==> flow/design.v <==
`timescale 1ns / 1ps
module ARM(
    input CLK,
    input RESET,
    input [31:0] InstrF,
    input [31:0] ReadData,
    output reg MemWriteM,
    output [31:0] PCF,
    output reg [31:0] ALUResultM,
    output [31:0] WriteData
    );
    reg [31:0] InstrD;
	reg[31:0] RD1E;
	wire [31:0] ResultW;
	wire [31:0] PC_Prev;
    wire WE3 ;
    wire [31:0] WD3 ;
    wire [31:0] R15 ;
    wire [31:0] RD1D ;
    wire [31:0] RD2D ;
    wire [1:0] ImmSrc ;
    wire [23:0] InstrImm ;
    wire [31:0] ExtImmD ;
    wire [3:0] Rd ;
    wire [1:0] Op ;
    wire [5:0] Funct ;
    wire MemtoRegD ;
    wire ALUSrcD ;
    wire [1:0] RegSrcD ;
    wire PCSD ;
    wire RegWD ;
    wire NoWriteD ;
    wire MemWD ;
    wire [1:0] FlagWD ;
    wire [3:0] CondD ;
    wire C_Flag ;
    wire [1:0] ShD ;
    reg [1:0] ShE;
    wire [4:0] Shamt5D ;
    wire [31:0] ShIn ;
    wire [31:0] ShOut ;
    wire [3:0] ALUControlD ;
    wire [3:0] ALUFlags ;
    wire WE_PC ;    
    wire [31:0] PC_IN ;
    reg PCSE;
    reg RegWE;
    reg MemWE;
    reg [1:0] FlagWE;
    reg NoWriteE;
    reg [3:0] ALUControlE;
    reg MemtoRegE;
    reg ALUSrcE;
    reg [3:0] CondE;
    reg [31:0] RD2E;
    reg [3:0] WA3E;
    reg [31:0] ExtImmE;
    reg [4:0] Shamt5E;
    wire RegWriteE;
    wire MemWriteE;
    wire FlushE;
    wire [31:0] SrcAE;
    wire [31:0] SrcBE;
    wire [1:0] ForwardAE;
    wire [1:0] ForwardBE;
    wire [31:0] WriteDataE;
    wire [31:0] ALUResultE;    
    wire PCSrcE;
    reg PCSrcM;
    reg RegWriteM;
    reg MemtoRegM;
    reg [3:0] WA3M;
    reg [31:0] WriteDataM;
    wire ForwardM;
    reg PCSrcW;
    reg RegWriteW;
    reg MemtoRegW;
    reg [31:0] ReadDataW;
    reg [31:0] ALUResultW;
    reg [3:0] WA3W;
    wire StallF;
    wire FlushD;
    wire StallD;
    reg [31:0] PCD;
    reg [31:0] PCE;
    wire [31:0] PCPlus4F;
    reg [31:0] PCPlus4D;
    reg [31:0] PCPlus4E;
    wire WE_PrALUResult;
    wire WE_PrPCSrc;
    wire BranchAcceptD = 1'b0;
    wire [3:0] RA1D;
    wire [3:0] RA2D;
    reg [3:0] RA1E;
    reg [3:0] RA2E;
    reg [3:0] RA2M;
    wire FlushD_H;
    wire FlushE_H;
    always @ (posedge CLK) begin
        if (RESET || FlushD) begin
            InstrD <= 1'b0;
            PCD <= 1'b0;
            PCPlus4D <= 1'b0;
        end
        else if (!StallD) begin
            InstrD <= InstrF;
            PCD <= PCF;
            PCPlus4D <= PCPlus4F;
        end
    end 
    always @ (posedge CLK) begin
        if (RESET || FlushE) begin
            PCSE <= 1'b0;
            RegWE <= 1'b0;
            MemWE <= 1'b0;
            FlagWE <= 1'b0;
            NoWriteE <= 1'b0;
            ALUControlE <= 1'b0;
            MemtoRegE <= 1'b0;
            ALUSrcE <= 1'b0;
            CondE <= 1'b0;
            ShE <= 1'b0;
            RD1E <= 1'b0;
            RD2E <= 1'b0;
            WA3E <= 1'b0;
            ExtImmE <= 1'b0;
            RA1E <= 1'b0;
            RA2E <= 1'b0;
            Shamt5E <= 1'b0;
            PCE <= 1'b0;
            PCPlus4E <= 1'b0;
        end
        else begin    
            ShE <= ShD;
            PCSE <= PCSD;
            RegWE <= RegWD;
            MemWE <= MemWD;
            FlagWE <= FlagWD;
            NoWriteE <= NoWriteD;
            ALUControlE <= ALUControlD;
            MemtoRegE <= MemtoRegD;
            ALUSrcE <= ALUSrcD;
            CondE <= CondD;
            RD1E <= RD1D;
            RD2E <= RD2D;
            WA3E <= InstrD[15:12];
            ExtImmE <= ExtImmD;
            RA1E <= RA1D;
            RA2E <= RA2D;
            Shamt5E <= Shamt5D;
            PCE <= PCD;
            PCPlus4E <= PCPlus4D;
        end
    end
    assign SrcAE = 
        ForwardAE == 2'b00 ? RD1E:
        ForwardAE == 2'b01 ? ResultW:
        ForwardAE == 2'b10 ? ALUResultM:
        1'b0;
    assign ShIn = 
        ForwardBE == 2'b00 ? RD2E:
        ForwardBE == 2'b01 ? ResultW:
        ForwardBE == 2'b10 ? ALUResultM:
        1'b0;
    assign WriteDataE = ShIn;    
    assign SrcBE = 
        ALUSrcE == 1'b0 ? ShOut: 
        ExtImmE;
    assign InstrImm = InstrD[23:0];
    assign Shamt5D = InstrD[11:7]; 
    assign ShD = InstrD[6:5];
    always @ (posedge CLK) begin
        if (RESET) begin
            RegWriteM <= 1'b0;
            MemWriteM <= 1'b0;
            MemtoRegM <= 1'b0;
        end
        else begin
            RegWriteM <= RegWriteE;
            MemWriteM <= MemWriteE;
            MemtoRegM <= MemtoRegE;
        end
        ALUResultM <= ALUResultE;
        WriteDataM <= WriteDataE;
        WA3M <= WA3E;
        RA2M <= RA2E;
    end
    always @ (posedge CLK) begin
        if (RESET) begin
            RegWriteW <= 1'b0;
            MemtoRegW <= 1'b0;
        end
        else begin
            RegWriteW <= RegWriteM;
            MemtoRegW <= MemtoRegM;
        end
        ReadDataW <= ReadData;
        ALUResultW <= ALUResultM;
        WA3W <= WA3M;
    end
    assign ResultW = (MemtoRegW == 1'b1) ? ReadDataW : ALUResultW;
    assign WE_PC = !StallF ;  
    RegFile RegFile1( 
                    CLK,
                    WE3,
                    RA1D,
                    RA2D,
                    WA3W,
                    WD3,
                    R15,
                    RD1D,
                    RD2D     
                );
    Extend Extend1(
                    ImmSrc,
                    InstrImm,
                    ExtImmD
                );
    Decoder Decoder1(
                    Rd,
                    Op,
                    Funct,
                    PCSD,
                    RegWD,
                    MemWD,
                    MemtoRegD,
                    ALUSrcD,
                    ImmSrc,
                    RegSrcD,
                    NoWriteD,
                    ALUControlD,
                    FlagWD
                );
    CondLogic CondLogic1(
                    CLK,
                    PCSE,
                    RegWE,
                    NoWriteE,
                    MemWE,
                    FlagWE,
                    CondE,
                    ALUFlags,
                    C_Flag,
                    PCSrcE,
                    RegWriteE,
                    MemWriteE,
                    RESET
                );
    Shifter Shifter1(
                    ShE,
                    Shamt5E,
                    ShIn,
                    ShOut
                );
    ALU ALU1(
                    SrcAE,
                    SrcBE,
                    ALUControlE,
                    C_Flag,
                    ALUResultE,
                    ALUFlags
                );           
    hazard_logic hazard_logic1(
                    RA1E,
                    RA2E,
                    RA1D,
                    RA2D,
                    WA3E,
                    MemtoRegE,
                    RegWriteE,
                    RegWriteM,
                    RegWriteW,
                    WA3M,
                    WA3W,
                    RA2M,
                    MemWriteM,
                    MemtoRegW,
                    PCSrcE,
                    MemtoRegD,
                    FlushD_H,
                    StallF,
                    StallD,
                    FlushE_H,
                    ForwardAE,
                    ForwardBE,
                    ForwardM
    );
    assign PCPlus4F = PCF + 3'b100;
    ProgramCounter ProgramCounter1(
                    CLK,
                    RESET,
                    WE_PC,    
                    PC_IN,
                    PCF  
                );                      
    assign CondD = InstrD[31:28];
    assign Op = InstrD[27:26];
    assign Funct = InstrD[25:20];
    assign Rd = InstrD[15:12];
    assign RA1D = RegSrcD[0] == 1'b0 ? InstrD[19:16] : 4'b1111;
    assign RA2D = RegSrcD[1] == 1'b0 ? InstrD[3:0] : InstrD[15:12];
    assign WD3 = ResultW;
    assign WE3 = RegWriteW;
    assign R15 = (BranchAcceptD) ? PCPlus4D + 3'b100 : PCPlus4F;
    assign WriteData = 
        ForwardM == 1'b0 ? WriteDataM :
        ResultW;   
    assign FlushD = FlushD_H;
    assign FlushE = FlushE_H;
    assign PC_IN = (!PCSrcE == 1'b0) ? ALUResultE : PCPlus4F ;
    assign PC_Prev = PC_IN;
endmodule
`timescale 1ns / 1ps
module RegFile(
    input         CLK,
    input         WE3,
    input  [3:0]  A1,
    input  [3:0]  A2,
    input  [3:0]  A3,
    input  [31:0] WD3,
    input  [31:0] R15,
    output [31:0] RD1,
    output [31:0] RD2
    );
    reg [31:0] RegBank [0:14];
    always @(posedge CLK) begin
        if (WE3 && A3 != 4'b1111)
            RegBank[A3] <= WD3;
    end
    assign RD1 = (A1 == 4'b1111) ? R15 :
                 (WE3 && A1 == A3) ? WD3 : RegBank[A1];
    assign RD2 = (A2 == 4'b1111) ? R15 :
                 (WE3 && A2 == A3) ? WD3 : RegBank[A2];
endmodule
`timescale 1ns / 1ps
module Extend(
    input      [1:0]  ImmSrc,
    input      [23:0] InstrImm,
    output reg [31:0] ExtImm
    );
    always @(*) begin
        case (ImmSrc)
            2'b00:   ExtImm = {24'b0, InstrImm[7:0]};                        
            2'b01:   ExtImm = {20'b0, InstrImm[11:0]};                       
            2'b10:   ExtImm = {{6{InstrImm[23]}}, InstrImm[23:0], 2'b00};    
            default: ExtImm = 32'h00000000;
        endcase
    end
endmodule
`timescale 1ns / 1ps
module Decoder(
    input  [3:0] Rd,
    input  [1:0] Op,
    input  [5:0] Funct,
    output PCS,
    output RegW,
    output MemW,
    output MemtoReg,
    output ALUSrc,
    output [1:0] ImmSrc,
    output [1:0] RegSrc,
    output reg NoWrite,
    output reg [3:0] ALUControl,
    output reg [1:0] FlagW
    );
    wire [1:0] ALUOp;
    wire Branch;
    wire RegW_internal;
    assign Branch = (Op == 2'b10);
    assign MemtoReg = (Op == 2'b01);
    assign MemW = (Op == 2'b01 && Funct[0] == 1'b0);
    assign ALUSrc = (Op == 2'b00 && Funct[5] == 1'b0) ? 1'b0 : 1'b1;
    assign ImmSrc = (Op == 2'b00) ? 2'b00 :
                    (Op == 2'b01) ? 2'b01 : 2'b10;
    assign RegW_internal = ((Op == 2'b01 && Funct[0] == 1'b0) || (Op == 2'b10)) ? 1'b0 : 1'b1;
    assign RegW = RegW_internal;
    assign RegSrc[0] = (Op == 2'b10);
    assign RegSrc[1] = (Op == 2'b01 && Funct[0] == 1'b0);
    assign ALUOp = (Op == 2'b00) ? 2'b01 :
                   (Op == 2'b01 && Funct[3] == 1'b1) ? 2'b10 :
                   (Op == 2'b01 && Funct[3] == 1'b0) ? 2'b11 :
                   2'b00;
    assign PCS = ((Rd == 4'b1111 && RegW_internal) || Branch) ? 1'b1 : 1'b0;
    always @(*) begin
        NoWrite = 1'b0;
        ALUControl = 4'b0100;
        FlagW = 2'b00;
        if (ALUOp[1]) begin
            if (ALUOp[0]) ALUControl = 4'b0010;    
            else          ALUControl = 4'b0100;    
        end
        else if (ALUOp[0]) begin
            case (Funct[4:1])
                4'b0000: begin ALUControl = 4'b0000; FlagW = Funct[0] ? 2'b10 : 2'b00; end  
                4'b0001: begin ALUControl = 4'b0001; FlagW = Funct[0] ? 2'b10 : 2'b00; end  
                4'b0010: begin ALUControl = 4'b0010; FlagW = Funct[0] ? 2'b11 : 2'b00; end  
                4'b0011: begin ALUControl = 4'b0011; FlagW = Funct[0] ? 2'b11 : 2'b00; end  
                4'b0100: begin ALUControl = 4'b0100; FlagW = Funct[0] ? 2'b11 : 2'b00; end  
                4'b0101: begin ALUControl = 4'b0101; FlagW = Funct[0] ? 2'b11 : 2'b00; end  
                4'b0110: begin ALUControl = 4'b0110; FlagW = Funct[0] ? 2'b11 : 2'b00; end  
                4'b0111: begin ALUControl = 4'b0111; FlagW = Funct[0] ? 2'b11 : 2'b00; end  
                4'b1000: begin ALUControl = 4'b0000; FlagW = 2'b10; NoWrite = 1'b1; end     
                4'b1001: begin ALUControl = 4'b0001; FlagW = 2'b10; NoWrite = 1'b1; end     
                4'b1010: begin ALUControl = 4'b0010; FlagW = 2'b11; NoWrite = 1'b1; end     
                4'b1011: begin ALUControl = 4'b0100; FlagW = 2'b11; NoWrite = 1'b1; end     
                4'b1100: begin ALUControl = 4'b1100; FlagW = Funct[0] ? 2'b10 : 2'b00; end  
                4'b1101: begin ALUControl = 4'b1101; FlagW = 2'b10; end                     
                4'b1110: begin ALUControl = 4'b1110; FlagW = Funct[0] ? 2'b10 : 2'b00; end  
                default: begin ALUControl = 4'b1111; FlagW = Funct[0] ? 2'b10 : 2'b00; end  
            endcase
        end
    end
endmodule
`timescale 1ns / 1ps
module CondLogic(
    input        CLK,
    input        PCS,
    input        RegW,
    input        NoWrite,
    input        MemW,
    input  [1:0] FlagW,
    input  [3:0] Cond,
    input  [3:0] ALUFlags,
    output       C_Flag,
    output       PCSrc,
    output       RegWrite,
    output       MemWrite,
    input        RESET
    );
    reg CondEx;
    reg N, Z, C, V;
    wire [1:0] FlagWrite;
    always @(*) begin
        case (Cond)
            4'b0000: CondEx = Z;
            4'b0001: CondEx = ~Z;
            4'b0010: CondEx = C;
            4'b0011: CondEx = ~C;
            4'b0100: CondEx = N;
            4'b0101: CondEx = ~N;
            4'b0110: CondEx = V;
            4'b0111: CondEx = ~V;
            4'b1000: CondEx = ~Z & C;
            4'b1001: CondEx = Z | ~C;
            4'b1010: CondEx = ~(N ^ V);
            4'b1011: CondEx = N ^ V;
            4'b1100: CondEx = ~Z & ~(N ^ V);
            4'b1101: CondEx = Z | (N ^ V);
            4'b1110: CondEx = 1'b1;
            default: CondEx = 1'b0;    
        endcase
    end
    assign FlagWrite = FlagW & {2{CondEx}};
    assign PCSrc = PCS & CondEx;
    assign RegWrite = RegW & CondEx & ~NoWrite;
    assign MemWrite = MemW & CondEx;
    assign C_Flag = C;
    always @(posedge CLK) begin
        if (RESET) begin
            N <= 1'b0;
            Z <= 1'b0;
            C <= 1'b0;
            V <= 1'b0;
        end
        else begin
            if (FlagWrite[1]) begin
                N <= ALUFlags[3];
                Z <= ALUFlags[2];
            end
            if (FlagWrite[0]) begin
                C <= ALUFlags[1];
                V <= ALUFlags[0];
            end
        end
    end
endmodule
`timescale 1ns / 1ps
module Shifter(
    input      [1:0]  Sh,
    input      [4:0]  Shamt5,
    input      [31:0] ShIn,
    output reg [31:0] ShOut
    );
    always @(*) begin
        case (Sh)
            2'b00:   ShOut = ShIn << Shamt5;
            2'b01:   ShOut = ShIn >> Shamt5;
            2'b10:   ShOut = $signed(ShIn) >>> Shamt5;
            default: ShOut = (ShIn >> Shamt5) | (ShIn << (6'd32 - {1'b0, Shamt5}));
        endcase
    end
endmodule
`timescale 1ns / 1ps
module ALU(
    input  [31:0] Src_A,
    input  [31:0] Src_B,
    input  [3:0]  ALUControl,
    input         C_Flag,
    output [31:0] ALUResult,
    output [3:0]  ALUFlags
    );
    reg  [32:0] Src_A_comp;
    reg  [32:0] Src_B_comp;
    reg  [32:0] C_0;
    reg  [31:0] ALUResult_i;
    reg         V;
    wire [32:0] S_wider;
    wire N, Z, C;
    assign S_wider = Src_A_comp + Src_B_comp + C_0;
    always @(*) begin
        C_0 = 33'd0;
        Src_A_comp = {1'b0, Src_A};
        Src_B_comp = {1'b0, Src_B};
        ALUResult_i = Src_B;
        V = 1'b0;
        case (ALUControl)
            4'b0000: ALUResult_i = Src_A & Src_B;
            4'b0001: ALUResult_i = Src_A ^ Src_B;
            4'b0010: begin
                C_0[0] = 1'b1;
                Src_B_comp = {1'b0, ~Src_B};
                ALUResult_i = S_wider[31:0];
                V = (Src_A[31] ^ Src_B[31]) & ~(Src_B[31] ^ S_wider[31]);
            end
            4'b0011: begin
                C_0[0] = 1'b1;
                Src_A_comp = {1'b0, ~Src_A};
                ALUResult_i = S_wider[31:0];
            end
            4'b0100: begin
                ALUResult_i = S_wider[31:0];
                V = ~(Src_A[31] ^ Src_B[31]) & (Src_B[31] ^ S_wider[31]);
            end
            4'b0101: begin
                C_0[0] = 1'b1;
                ALUResult_i = S_wider[31:0];
                V = ~(Src_A[31] ^ Src_B[31]) & (Src_B[31] ^ S_wider[31]);
            end
            4'b0110: begin
                C_0 = C_Flag ? {33{1'b1}} : 33'd0;
                Src_B_comp = {1'b0, ~Src_B};
                ALUResult_i = S_wider[31:0];
                V = ~(Src_A[31] ^ Src_B[31]) & (Src_B[31] ^ S_wider[31]);
            end
            4'b0111: begin
                C_0 = C_Flag ? {33{1'b1}} : 33'd0;
                Src_A_comp = {1'b0, ~Src_A};
                ALUResult_i = S_wider[31:0];
                V = ~(Src_A[31] ^ Src_B[31]) & (Src_B[31] ^ S_wider[31]);
            end
            4'b1100: ALUResult_i = Src_A | Src_B;
            4'b1101: ALUResult_i = Src_B;
            4'b1110: ALUResult_i = Src_A & ~Src_B;
            4'b1111: ALUResult_i = ~Src_B;
            default: ALUResult_i = Src_B;    
        endcase
    end
    assign N = ALUResult_i[31];
    assign Z = (ALUResult_i == 32'h00000000);
    assign C = S_wider[32];
    assign ALUResult = ALUResult_i;
    assign ALUFlags = {N, Z, C, V};
endmodule
`timescale 1ns / 1ps
module hazard_logic(
    input  [3:0] RA1E,
    input  [3:0] RA2E,
    input  [3:0] RA1D,
    input  [3:0] RA2D,
    input  [3:0] WA3E,
    input        MemtoRegE,
    input        RegWriteE,
    input        RegWriteM,
    input        RegWriteW,
    input  [3:0] WA3M,
    input  [3:0] WA3W,
    input  [3:0] RA2M,
    input        MemWriteM,
    input        MemtoRegW,
    input        PCSrcE,
    input        MemtoRegD,
    output       FlushD,
    output       StallF,
    output       StallD,
    output       FlushE,
    output [1:0] ForwardAE,
    output [1:0] ForwardBE,
    output       ForwardM
    );
    wire Match_1E_M = (RA1E == WA3M);
    wire Match_2E_M = (RA2E == WA3M);
    wire Match_1E_W = (RA1E == WA3W);
    wire Match_2E_W = (RA2E == WA3W);
    wire Match_12_D_E;
    wire ldrstall;
    assign ForwardAE = (Match_1E_M && RegWriteM) ? 2'b10 :
                       (Match_1E_W && RegWriteW) ? 2'b01 : 2'b00;
    assign ForwardBE = (Match_2E_M && RegWriteM) ? 2'b10 :
                       (Match_2E_W && RegWriteW) ? 2'b01 : 2'b00;
    assign ForwardM = (RA2M == WA3W) && MemWriteM && MemtoRegW && RegWriteW;
    assign Match_12_D_E = (RA1D == WA3E) || ((RA2D == WA3E) && !MemtoRegD);
    assign ldrstall = Match_12_D_E && MemtoRegE && RegWriteE;
    assign StallF = ldrstall;
    assign StallD = ldrstall;
    assign FlushE = ldrstall || PCSrcE;
    assign FlushD = PCSrcE;
endmodule
`timescale 1ns / 1ps
module ProgramCounter(
    input             CLK,
    input             RESET,
    input             WE_PC,
    input      [31:0] PC_IN,
    output reg [31:0] PC
    );
    always @(posedge CLK) begin
        if (RESET)
            PC <= 32'h00000000;
        else if (WE_PC)
            PC <= PC_IN;
    end
endmodule
* Step by step through the tools: ARM
The steps from the RTL of ARM to its reports follow in flow order.
Lines are those of the file above, counted from 1.
Operators carry their Yosys type and port widths (W data, S select, Z words).
Cell names lack the library's common part.
A cell with n/a has no value.
- Top :: ARM
- Clock input :: CLK
- Standard-cell library :: sky130hd
- Timing corner :: tt_025C_1v80

* Elaborated design
Source: Yosys, flattened and elaborated, memories not mapped. Widths are those after wreduce. Registers that Yosys merges into a memory's read port (data or address) are not register bits. Print and check cells do not count. Equal cells are merged and count once.
Memory sizes are those after Yosys's memory passes, which may raise the word count (mostly to a power of two), join words into wider ones and drop unused or constant bits.
- Memories kept :: 1
- Memory bits (writable) :: 480
- Register bits after elaboration :: 344
- Output and inout port bits :: 97
- Reduce/logical cells :: 49
- Multiplexer cells :: 49
- Shift-type cells :: 4
- Equal/unequal tests :: 61
- Bitwise logic cells :: 33
- Add/subtract/negate cells :: 4
** Memory list
- RegFile1.RegBank :: depth 15, width 32, rd ports 2, write ports 1, line 325 : reg [31:0] RegBank [0:14];
** Operator list (number)
- $mux W32 :: 18
- $pmux W32 S6 :: 1
- $pmux W32 S3 :: 2
- $eq A4 B4 Y1 const B :: 20
- $and A32 B32 Y32 :: 2
- $or A32 B32 Y32 :: 2
- $not A32 Y32 :: 2
- $eq A4 B3 Y1 const B :: 12
- $pmux W4 S11 :: 1
- $eq A4 B4 Y1 :: 9
- $add A32 B32 Y33 :: 1
- $add A33 B33 Y33 :: 1
- $mux W33 :: 1
- $add A32 B3 Y32 const B :: 1
- $xor A32 B32 Y32 :: 1
- $shl A32 B5 Y32 :: 1
- $shr A32 B5 Y32 :: 1
- $sshr A32 B5 Y32 :: 1
- $shl A32 B6 Y32 :: 1
- $logic_not A32 Y1 :: 1
- $eq A4 B2 Y1 const B :: 6
- $mux W4 :: 5
- $logic_and A1 B1 Y1 :: 18
- $mux W2 :: 9
- $reduce_or A2 Y1 :: 8
- $pmux W1 S15 :: 1
- $not A1 Y1 :: 12
- $eq A4 B1 Y1 const B :: 3
Not listed: further kinds 19, cells in them 59.

* Longest topological paths
Yosys ltp: most cells in a row. Word level: on the elaborated netlist, between registers, memories and ports. Mapped: between sequential cells and ports; inverters and the memories' decode and read muxes count.
- Depth after elaboration :: 20
- ABC_AREA :: 0
- Gate-level depth with buffers :: 35
- Mapped depth without buffers :: 29

* Synthesis result
Yosys stat after the flow's synthesis: flattened, memories mapped to cells. It holds for the ABC_AREA given above (unset counts as 0); a run with the other value may have another netlist.
The area totals of this step are shown rounded.
- Cell count :: 5020
- Sequential area :: 21300 µm²
- Chip area (Yosys) :: 46700 µm²
- Flip-flops :: 825
** Cell types
- edfxtp_1 :: number 480, total area 1.44E+04 µm²
- dfxtp_1 :: number 345, total area 6.91E+03 µm²
- nand2_1 :: number 860, total area 3.23E+03 µm²
- a21oi_1 :: number 325, total area 1626.56 µm²
- nor2_1 :: number 353, total area 1.33E+03 µm²
- mux4_2 :: number 58, total area 1.31E+03 µm²
- o21ai_0 :: number 256, total area 1.28E+03 µm²
- mux2i_1 :: number 122, total area 1.22E+03 µm²
- clkbuf_1 :: number 311, total area 1167.37 µm²
- nand3_1 :: number 165, total area 825.792 µm²
- ha_1 :: number 65, total area 813.28 µm²
- xnor2_1 :: number 89, total area 779.498 µm²
- a31oi_1 :: number 119, total area 744.464 µm²
- o22ai_1 :: number 107, total area 669.392 µm²
- a221oi_1 :: number 76, total area 665.638 µm²
- fa_1 :: number 33, total area 660.634 µm²
- nor3_1 :: number 125, total area 625.6 µm²
- a211oi_1 :: number 82, total area 615.59 µm²
Not listed: further types 91, cells in them 1049.
By module: a second synthesis without flattening, with its own total; a netlist apart from the flattened one above.
- Cells (unflattened synthesis) :: 4431
- Area (unflattened synthesis) :: 48100 µm²
Each row is one instance without its submodules.
** Modules
- RegFile :: area 23600 µm², sequential area 14400 µm², cells 1502, instances 1
- ARM :: area 11200 µm², sequential area 6170 µm², cells 1183, instances 1
- ALU :: area 5830 µm², sequential area 0.0 µm², cells 854, instances 1
- Shifter :: area 5030 µm², sequential area 0.0 µm², cells 618, instances 1
- ProgramCounter :: area 1160 µm², sequential area 641 µm², cells 103, instances 1
- CondLogic :: area 494 µm², sequential area 80.1 µm², cells 54, instances 1
- hazard_logic :: area 375 µm², sequential area 0.0 µm², cells 51, instances 1
- Extend :: area 272 µm², sequential area 0.0 µm², cells 37, instances 1
- Decoder :: area 205 µm², sequential area 0.0 µm², cells 29, instances 1

* Timing after synthesis
OpenSTA on the mapped netlist: ideal clock, no wires. The path of least setup slack (recovery checks aside). Input and output delay are each 20% of the period. Register names are those of the netlist, which keeps one name where synthesis merged equal registers.
- Path kind :: flip-flop to flip-flop
- Start point :: register Shamt5E[0]
- End point :: register CondLogic1.Z
- Period :: 9.0 ns
- Buffers on the path :: 6
- Path slack :: 1.243 ns
- Data arrival time :: 7.698 ns
- Library setup time :: 0.059 ns
- Delay of the path :: 7.757 ns
- Launch time at the first pin :: 0.000 ns
- Driving pins on the path :: 34
- Period reached after synthesis :: 7.757 ns
"delay of the path" = arrival - input delay + setup time.
"driving pins on the path" counts driving pins, that of a launching flip-flop among them; a cell with two outputs on the path counts twice.
"period reached after synthesis" = period - worst setup slack (recovery checks aside). The figure is calculated, with input and output delays left at 20% of the set period.
Between the ends stands the longest chain of elaborated cells between them, by number of cells; it is not shown to be the way that was timed. Of several equally long chains one is given.
Each line given opens the expression or statement behind the cell; cells for indexed reads and writes are added by Yosys, which also makes memories of some case tables.
- Cells stage by stage :: dfxtp_1 -> buf_2 -> inv_2 -> buf_1 -> clkbuf_1 -> buf_1 -> ha_1 -> o21ai_0 -> nand2_1 -> buf_2 -> buf_4 -> o32ai_1 -> o211ai_1 -> a32oi_1 -> a221oi_1 -> or2_2 -> a31oi_1 -> xnor2_1 -> fa_1 -> ha_1 -> a21o_1 -> a21o_1 -> a221oi_1 -> o221ai_1 -> a221o_1 -> nand3_1 -> a41oi_1 -> a21o_1 -> a21oi_1 -> xnor2_1 -> a221o_1 -> nor4bb_1 -> nand4_1 -> nand2_1
- Cells in the longest elaborated chain :: 11
- Elaborated cells on any way between the ends :: 18
- Classes of those cells :: 3 x add/sub; 4 x shift; 4 x mux; 6 x logic; 1 x reduce/logical
** RTL lines, path after synthesis
- start, declared :: line 58 : reg [4:0] Shamt5E;
- start, assigned :: line 129 : Shamt5E <= 1'b0;
- start, assigned :: line 150 : Shamt5E <= Shamt5D;
- $sub A6 B5 Y6 :: line 489 : default: ShOut = (ShIn >> Shamt5) | (ShIn << (6'd32 - {1'b0, Shamt5}));
- $shl A32 B6 Y32 :: line 489
- $or A32 B32 Y32 :: line 489
- $pmux W32 S3 :: line 485 : case (Sh)
- $mux W32 :: line 167 : ALUSrcE == 1'b0 ? ShOut:
- $not A32 Y32 :: line 521 : Src_B_comp = {1'b0, ~Src_B};
- $mux W32 :: line 516 : case (ALUControl)
- $add A32 B32 Y33 :: line 509 : assign S_wider = Src_A_comp + Src_B_comp + C_0;
- $add A33 B33 Y33 :: line 509
- $pmux W32 S6 :: line 516
- $logic_not A32 Y1 :: line 559 : assign Z = (ALUResult_i == 32'h00000000);
- end, assigned :: line 461 : Z <= 1'b0;
- end, assigned :: line 468 : Z <= ALUFlags[2];
- end, declared :: line 431 : reg N, Z, C, V;
Nets of the timed path that keep an RTL name, with a line that drives or declares them; the list need not be complete.
** Nets with RTL names, path after synthesis (line)
- ALU1.ALUResult[30] :: 516

* Path in the finished layout
From the final timing report of run 2: the path of least setup slack in the routed layout; clock arrival at registers is part of the times.
- Path kind :: flip-flop to flip-flop
- Start point :: register MemtoRegW
- End point :: register CondLogic1.Z
- Period :: 12.8 ns
- Data arrival time :: 9.88 ns
- Path slack :: 3.56 ns
- Library setup time :: 0.03 ns
- Buffers on the path :: 1
- Launch time at the first pin :: 0.66 ns
- Driving pins on the path :: 29
Between the ends stands the longest chain of elaborated cells between them, by number of cells; it is not shown to be the way that was timed. Of several equally long chains one is given.
- Cells stage by stage :: dfxtp_2 -> buf_6 -> mux2i_1 -> inv_1 -> nor3_1 -> o31a_2 -> inv_1 -> a2bb2oi_1 -> o221ai_1 -> a32o_1 -> o32ai_2 -> xnor2_1 -> fa_1 -> inv_1 -> ha_1 -> a21oi_1 -> o221ai_1 -> a211oi_1 -> o221ai_1 -> a221o_1 -> nand3_1 -> a41oi_1 -> a21o_1 -> a21oi_1 -> xnor2_1 -> a221o_1 -> nor4bb_1 -> nand4_1 -> nand2_1
- Cells in the longest elaborated chain :: 13
- Elaborated cells on any way between the ends :: 24
- Classes of those cells :: 2 x add/sub; 4 x shift; 10 x mux; 7 x logic; 1 x reduce/logical
** RTL lines, path after layout
- start, declared :: line 77 : reg MemtoRegW;
- start, assigned :: line 191 : MemtoRegW <= 1'b0;
- start, assigned :: line 195 : MemtoRegW <= MemtoRegM;
- $mux W32 :: line 201 : assign ResultW = (MemtoRegW == 1'b1) ? ReadDataW : ALUResultW;
- $mux W32 :: line 162 : ForwardBE == 2'b01 ? ResultW:
- $mux W32 :: line 161 : ForwardBE == 2'b00 ? RD2E:
- $shr A32 B5 Y32 :: line 489 : default: ShOut = (ShIn >> Shamt5) | (ShIn << (6'd32 - {1'b0, Shamt5}));
- $or A32 B32 Y32 :: line 489
- $pmux W32 S3 :: line 485 : case (Sh)
- $mux W32 :: line 167 : ALUSrcE == 1'b0 ? ShOut:
- $not A32 Y32 :: line 521 : Src_B_comp = {1'b0, ~Src_B};
- $mux W32 :: line 516 : case (ALUControl)
- $add A32 B32 Y33 :: line 509 : assign S_wider = Src_A_comp + Src_B_comp + C_0;
- $add A33 B33 Y33 :: line 509
- $pmux W32 S6 :: line 516
- $logic_not A32 Y1 :: line 559 : assign Z = (ALUResult_i == 32'h00000000);
- end, assigned :: line 461 : Z <= 1'b0;
- end, assigned :: line 468 : Z <= ALUFlags[2];
- end, declared :: line 431 : reg N, Z, C, V;
Nets of the timed path that keep an RTL name, with a line that drives or declares them; the list need not be complete.
** Nets with RTL names, path after layout (line)
- RegFile1.WD3[29] :: 201
- ShIn[29] :: 161
- ALU1.ALUResult[30] :: 516

Memo
Re: implementation data of ARM

Settings and measured results of 2 stored flow runs for module ARM (sky130hd), not sorted in any way. The constraints put input and output delay at 20% of the set period each and load the outputs with 0.01 pF.
"time of the worst setup path": the worst setup path's part of the clock period (all of it between registers, 20% less for each end at a port) less its slack. A launch clock that arrives late makes it longer, a capture clock that arrives late makes it shorter.
"total design power" is the tool's figure for a default switching activity; nothing was simulated.
The measured numbers are rounded.

* Run 1
** Files
==> flow/run.sh <==
#!/bin/bash
# the make line also repeats the synthesis and layout settings of config.mk as NAME=value (left out here)
make -C /OpenROAD-flow-scripts/flow DESIGN_CONFIG=/design/flow/config.mk WORK_HOME=/design/flow/orfs CLKGATE_MAP_FILE= finish
==> flow/config.mk <==
export PLATFORM = sky130hd
export DESIGN_NAME = ARM
export DESIGN_NICKNAME = ARM
export VERILOG_FILES = /design/flow/design.v
export SDC_FILE = /design/flow/constraint.sdc
export NUM_CORES = 4
export LEC_CHECK = 0
export ABC_AREA = 0
export CAP_MARGIN = 35
export CELL_PAD_IN_SITES_DETAIL_PLACEMENT = 0
export CELL_PAD_IN_SITES_GLOBAL_PLACEMENT = 1
export CORE_ASPECT_RATIO = 1.46
export CORE_MARGIN = 2
export CORE_UTILIZATION = 72
export CTS_CLUSTER_DIAMETER = 367
export CTS_CLUSTER_SIZE = 26
export GPL_ROUTABILITY_DRIVEN = 1
export GPL_TIMING_DRIVEN = 1
export HOLD_SLACK_MARGIN = 0.06
export MIN_ROUTING_LAYER = met1
export PLACE_DENSITY_LB_ADDON = 0.22
export SETUP_SLACK_MARGIN = 3.26
export SLEW_MARGIN = 30
export TNS_END_PERCENT = 50
==> flow/constraint.sdc <==
create_clock -name core_clock -period 14.9 [get_ports {CLK}]
set_input_delay 2.9800 -clock core_clock [delete_from_list [all_inputs] [get_ports {CLK}]]
set_output_delay 2.9800 -clock core_clock [all_outputs]
set_load 0.01 [all_outputs]
** Results
Stopped before the end: placement reported FLW-0024.

* Run 2
** Files
==> flow/run.sh <==
#!/bin/bash
# the make line also repeats the synthesis and layout settings of config.mk as NAME=value (left out here)
make -C /OpenROAD-flow-scripts/flow DESIGN_CONFIG=/design/flow/config.mk WORK_HOME=/design/flow/orfs CLKGATE_MAP_FILE= finish
==> flow/config.mk <==
export PLATFORM = sky130hd
export DESIGN_NAME = ARM
export DESIGN_NICKNAME = ARM
export VERILOG_FILES = /design/flow/design.v
export SDC_FILE = /design/flow/constraint.sdc
export NUM_CORES = 4
export LEC_CHECK = 0
export ABC_AREA = 0
export CAP_MARGIN = 20
export CELL_PAD_IN_SITES_GLOBAL_PLACEMENT = 2
export CORE_MARGIN = 2
export CORE_UTILIZATION = 46
export CTS_CLUSTER_DIAMETER = 367
export CTS_CLUSTER_SIZE = 49
export GPL_TIMING_DRIVEN = 1
export HOLD_SLACK_MARGIN = 0.06
export PLACE_DENSITY_LB_ADDON = 0.22
export SETUP_SLACK_MARGIN = 3.26
export SLEW_MARGIN = 20
==> flow/constraint.sdc <==
create_clock -name core_clock -period 12.8 [get_ports {CLK}]
set_input_delay 2.5600 -clock core_clock [delete_from_list [all_inputs] [get_ports {CLK}]]
set_output_delay 2.5600 -clock core_clock [all_outputs]
set_load 0.01 [all_outputs]
** Results
- Total design power :: 0.00689 W
- Time of the worst setup path :: 9.24 ns
- Worst path kind :: flip-flop to flip-flop
- Total negative slack :: 0.000 ns
- Area of the standard cells in the finished layout :: 50,600 µm²
- Total die area :: 104,000 µm²
- Setup slack of the worst path :: 3.56 ns
- Smallest hold slack :: 0.402 ns
- Mapped cell area after synthesis :: 46,700 µm²
